==> flow/design.v <==
`timescale 1ns / 1ps
module DiscriminantCalculator(
    input signed [31:0] SphereX,
    input signed [31:0] SphereY,
    input signed [31:0] SphereZ,
    input [31:0] SphereRadius,
    input signed [31:0] RayStartX,
    input signed [31:0] RayStartY,
    input signed [31:0] RayStartZ,
    input signed [31:0] RayDirX,
    input signed [31:0] RayDirY,
    input signed [31:0] RayDirZ,
    output signed [31:0] Discriminant,
    output signed [31:0] B_out,
    output QuickIntersects,
    input CLK,
    input aresetn,
    input InputValid,
    output InputReady,
    output OutputReady
    );
    parameter waiting = 2'b00;
    parameter reading = 2'b01;
    parameter process = 2'b10;
    parameter process2 = 2'b11;
    logic [1:0] nextState;
    logic [1:0] state;
    logic signed [31:0] dx;
    logic signed [31:0] dy;
    logic signed [31:0] dz;
    logic signed [31:0] discriminant;
    logic signed [31:0] A;
    logic signed [31:0] B;
    logic signed [31:0] C;
    logic signed [31:0] distX;
    logic signed [31:0] distY;
    logic signed [31:0] distZ;
    logic [31:0] sphereRadiusSquared;
    assign InputReady = (state == waiting);
    assign OutputReady = (state == process2);
    assign Discriminant = discriminant;
    assign B_out = B;
    assign QuickIntersects = (discriminant > 0);
    always_ff@(posedge CLK) begin
        if (aresetn == 1'b0) begin
            state <= waiting;
        end else begin
            state <= nextState;
        end
        if (nextState == reading) begin
            dx <= RayDirX;
            dy <= RayDirY;
            dz <= RayDirZ;
            distX <= RayStartX - SphereX;
            distY <= RayStartY - SphereY;
            distZ <= RayStartZ - SphereZ;
            sphereRadiusSquared <= SphereRadius * SphereRadius;
            A <= RayDirX * RayDirX + RayDirY * RayDirY + RayDirZ * RayDirZ;
        end else if (nextState == process) begin
            B <= (dx * distX + dy * distY + dz * distZ) << 1;
            C <= (distX * distX + distY * distY + distZ * distZ) - sphereRadiusSquared;
        end else if (nextState == process2) begin
            discriminant <= B * B - 4 * A * C;
        end         
    end
    always_comb begin
        case (state) 
        waiting:
            if (InputValid) begin
                nextState = reading;
            end else begin
                nextState = waiting;
            end            
        reading:
            nextState = process;
        process:
            nextState = process2;
        process2:
            nextState = waiting;
        endcase
    end
endmodule
Subject: tool reports on DiscriminantCalculator

Hi,

* Reports on DiscriminantCalculator *
Module DiscriminantCalculator before and after one edit of its RTL, step after step.
Lines under "before" count in the file above, lines under "after" in the edited file.
"change": "after" minus "before" as printed here.
Operators carry their Yosys type and port widths (W data, S select, Z words).
Library cell names are shortened.
The mark -- stands for no value.

set-up
  design top = DiscriminantCalculator
  clock input = CLK
  cell library = sky130hd
  corner = tt_025C_1v80

* Diff *
The edit as a unified diff against the file above.
A script made this edit. It changes what the design does and was not meant as an optimisation.

begin of diff
@@ -58,5 +58,5 @@
             A <= RayDirX * RayDirX + RayDirY * RayDirY + RayDirZ * RayDirZ;
         end else if (nextState == process) begin
-            B <= (dx * distX + dy * distY + dz * distZ) << 1;
+            B <= (dx * distX + (dy + distY) + dz * distZ) << 1;
             C <= (distX * distX + distY * distY + distZ * distZ) - sphereRadiusSquared;
         end else if (nextState == process2) begin
end of diff

* Elaborated design *
Counts by Yosys on the flattened word-level netlist (proc, flatten, opt, wreduce; memories kept). Register bits leave out memories and registers merged into their read ports (data or address); mux counts leave out enables and synchronous resets folded into registers. Print and check cells are left out. Cells with the same type and inputs are merged into one.

storage and ports
  item               before  after  change
  bits in registers  351     350    -1
  input bits         323     323    0
  word-level cells   49      49     0

cells by class
  item                        before  after  change
  $add $sub $neg              11      12     +1
  multiply operators          12      11     -1
  order comparisons           1       1      0
  equal/unequal tests         6       6      0
  muxes and demuxes           2       2      0
  bitwise gates (word level)  2       2      0
  reduce/logical cells        3       3      0

operators by type and width
  cell                   before  after  change
  $mul A32 B32 Y31       3       2      -1
  $add A31 B31 Y31       2       3      +1
  $sub A32 B32 Y32       5       5      0
  $eq A2 B2 Y1 const B   4       4      0
  $mul A32 B32 Y32       4       4      0
  $mul A32 B32 Y30       3       3      0
  $add A30 B30 Y30       2       2      0
  $add A32 B32 Y32       2       2      0
  $eq A2 B1 Y1 const B   2       2      0
  $not A1 Y1             2       2      0
  $gt A32 B1 Y1 const B  1       1      0
  $logic_not A2 Y1       1       1      0
  $mul A30 B32 Y30       1       1      0
  $mul A31 B31 Y30       1       1      0
  $mux W1                1       1      0
  $pmux W2 S4            1       1      0
  $reduce_and A2 Y1      1       1      0
  $reduce_and A3 Y1      1       1      0

* Depth *
Longest topological path by Yosys (ltp), each cell counted once; first at word level (registers and memories cut), then after technology mapping (sequential cells cut; the memories' decode and read muxes count).

logic depth
  item                     before  after  change
  depth after elaboration  5       5      0
  ABC_AREA                 0       0      --
  depth in mapped cells    39      40     +1

* Synthesis result *
Source: synth_stat.txt of the flow (Yosys; design flattened, memories mapped). It holds for the ABC_AREA given above (unset counts as 0); a run with the other value may have another netlist.

cell types
  cell type  before  after  change
  inv_1      5614    5094   -520
  fa_1       4365    3986   -379
  and2_1     1586    1226   -360
  nand2_1    2101    1935   -166
  ha_1       1699    1553   -146
  clkbuf_1   638     535    -103
  nor2_1     223     181    -42
  xnor2_1    602     564    -38
  o21ai_0    116     90     -26
  xor2_1     159     136    -23
  nor3_1     41      21     -20
  nor2b_1    52      68     +16
  a21o_1     119     132    +13
  a21oi_2    0       13     +13
  nand3_1    35      24     -11
  nor4_1     19      8      -11
  o21ai_1    5       16     +11
  nand4_1    18      9      -9

The list need not be complete.

mapped netlist
  item                               before    after     change
  cell count                         18271     16428     -1843
  cell area after synthesis (sq um)  173606.5  157971.5  -15635.0
  area of sequential cells (sq um)   10169.8   10169.8   0.0
  mapped flip-flops                  340       340       0

* Worst setup path after synthesis *
OpenSTA on the mapped netlist: ideal clock, no wires. The path of least setup slack (recovery checks aside). Input and output delay are each 20% of the period. Register names are those of the netlist, which keeps one name where synthesis merged equal registers.

timing after synthesis
  item                           before         after          change
  kind                           in2reg         in2reg         --
  start                          in InputValid  in InputValid  --
  end                            reg A[0]       reg A[0]       --
  period (ns)                    11.0           11.0           0.0
  external input delay (ns)      2.200          2.200          0.000
  setup time (ns)                1.534          1.534          0.000
  data arrival time (ns)         26.675         26.675         0.000
  required time (ns)             9.466          9.466          0.000
  setup slack (ns)               -17.209        -17.209        0.000
  delay of the path (ns)         26.009         26.009         0.000
  stages on the path             1              1              0
  buffers on the path            0              0              0
  synthesis period reached (ns)  28.209         28.209         0.000

"delay of the path" = arrival - input delay + setup time.
"stages on the path": output pins that drive a net of the path, with the launching flip-flop's if there is one; two outputs of one cell count as two.
"synthesis period reached" = period - worst setup slack (recovery checks aside). The figure is calculated, with input and output delays left at 20% of the set period.
The rows between start and end are the longest chain of elaborated cells between them; the timing report does not say that the signal goes this way. Where chains are equally long, one stands for them.
Each line given opens the expression or statement behind the cell; cells for indexed reads and writes are added by Yosys, which also makes memories of some case tables.

between the ends, after synthesis, before
  cell sequence = nor4b_1
  cells in the longest elaborated chain = 3
  elaborated cells between the ends (all ways) = 3
  source lines of those cells = 3
  those cells by class = eq/ne: 1; mux: 2

RTL lines, path after synthesis, before
  item             RTL line  text
  start, declared  18        input InputValid,
  $mux W1          69        if (InputValid) begin
  $pmux W2 S4      67        case (state)
  $eq A2 B1 Y1     50        if (nextState == reading) begin
  end, assigned    58        A <= RayDirX * RayDirX + RayDirY * RayDirY + RayDirZ * RayDirZ;

between the ends, after synthesis, after
  cell sequence = nor4b_1
  cells in the longest elaborated chain = 3
  elaborated cells between the ends (all ways) = 3
  source lines of those cells = 3
  those cells by class = eq/ne: 1; mux: 2

RTL lines, path after synthesis, after
  item             RTL line  text
  start, declared  18        input InputValid,
  $mux W1          69        if (InputValid) begin
  $pmux W2 S4      67        case (state)
  $eq A2 B1 Y1     50        if (nextState == reading) begin
  end, assigned    58        A <= RayDirX * RayDirX + RayDirY * RayDirY + RayDirZ * RayDirZ;

* Worst path after layout *
Path of least setup slack in the final report of each run of pair A (OpenROAD, finished layout, wires in). Where an end is a register, its clock arrival counts in the times.

timing after layout
  item                       before          after          change
  kind                       in2reg          in2reg         --
  start                      in RayDirZ[12]  in RayDirZ[2]  --
  end                        reg A[29]       reg A[29]      --
  period (ns)                11.0            11.0           0.0
  external input delay (ns)  2.20            2.20           0.00
  setup time (ns)            0.27            0.25           -0.02
  data arrival time (ns)     10.87           10.91          +0.04
  required time (ns)         11.46           11.43          -0.03
  setup slack (ns)           0.59            0.51           -0.08
  stages on the path         30              32             +2
  buffers on the path        4               4              0

The rows between start and end are the longest chain of elaborated cells between them; the timing report does not say that the signal goes this way. Where chains are equally long, one stands for them.

between the ends, after layout, before
  cell sequence = clkdlybuf4s50_1 buf_12 nand2_1 fa_1 inv_1 fa_1 fa_1 fa_1 inv_1 fa_1 inv_1 fa_1 inv_1 fa_1 fa_1 fa_1 inv_1 fa_1 ha_1 a21o_1 a21o_1 a21oi_1 o311a_1 a31oi_1 buf_4 a221o_1 o31a_1 buf_4 a211o_1 xnor2_1
  cells in the longest elaborated chain = 2
  elaborated cells between the ends (all ways) = 2
  source lines of those cells = 1
  those cells by class = add/sub: 1; mul: 1

RTL lines, path after layout, before
  item              RTL line  text
  start, declared   12        input signed [31:0] RayDirZ,
  $mul A32 B32 Y30  58        A <= RayDirX * RayDirX + RayDirY * RayDirY + RayDirZ * RayDirZ;
  $add A30 B30 Y30  58
  end, assigned     58

between the ends, after layout, after
  cell sequence = clkdlybuf4s50_1 buf_12 buf_4 nand2_1 fa_1 fa_1 inv_1 fa_1 fa_1 inv_1 fa_1 fa_1 fa_1 fa_1 fa_1 inv_1 fa_1 ha_1 a21o_1 a21o_1 a21oi_1 nor2_1 a221oi_1 buf_4 o21ai_0 a21oi_1 nor2b_1 o41a_1 a21oi_1 o21ai_0 a21oi_1 xnor2_1
  cells in the longest elaborated chain = 2
  elaborated cells between the ends (all ways) = 2
  source lines of those cells = 1
  those cells by class = add/sub: 1; mul: 1

RTL lines, path after layout, after
  item              RTL line  text
  start, declared   12        input signed [31:0] RayDirZ,
  $mul A32 B32 Y30  58        A <= RayDirX * RayDirX + RayDirY * RayDirY + RayDirZ * RayDirZ;
  $add A30 B30 Y30  58
  end, assigned     58

* Measured runs *
Runs of the flow (Yosys, OpenROAD) on both versions; the two runs of a pair have the same settings. The constraints put input and output delay at 20% of the set period each and load the outputs with 0.01 pF.

settings, pair A
  period_ns = 11.0
  CAP_MARGIN = 20
  CORE_MARGIN = 2
  CORE_UTILIZATION = 40
  SLEW_MARGIN = 20

results, pair A
  item                                 before    after     change
  synthesized cell area (sq um)        173606.5  157971.5  -15635.0
  die size (sq um)                     439304.0  399974.0  -39330.0
  post-layout utilization (%)          43.6      43.7      +0.1
  worst setup slack after layout (ns)  0.592     0.513     -0.079
  setup TNS (ns)                       0.000     0.000     0.000
  achieved clock period (ns)           10.408    10.487    +0.079

settings, pair B
  CORE_ASPECT_RATIO = 0.68
  CORE_UTILIZATION = 68
  GPL_TIMING_DRIVEN = 1
  MAX_ROUTING_LAYER = met5
  PLACE_DENSITY_LB_ADDON = 0.26
  SETUP_SLACK_MARGIN = 2.46
  TNS_END_PERCENT = 80
  period_ns = 9.55
  CAP_MARGIN = 20
  CORE_MARGIN = 2
  SLEW_MARGIN = 20

results, pair B
  item                                 before    after     change
  synthesized cell area (sq um)        173606.5  157971.5  -15635.0
  die size (sq um)                     259436.0  236254.0  -23182.0
  post-layout utilization (%)          77.5      77.9      +0.4
  worst setup slack after layout (ns)  0.179     0.021     -0.158
  setup TNS (ns)                       0.000     0.000     0.000
  achieved clock period (ns)           9.371     9.529     +0.158

By "achieved clock period" is meant the clock period of the run minus its worst setup slack. This is arithmetic on one report: input and output delays are still those of the set period (20% each).

Regards
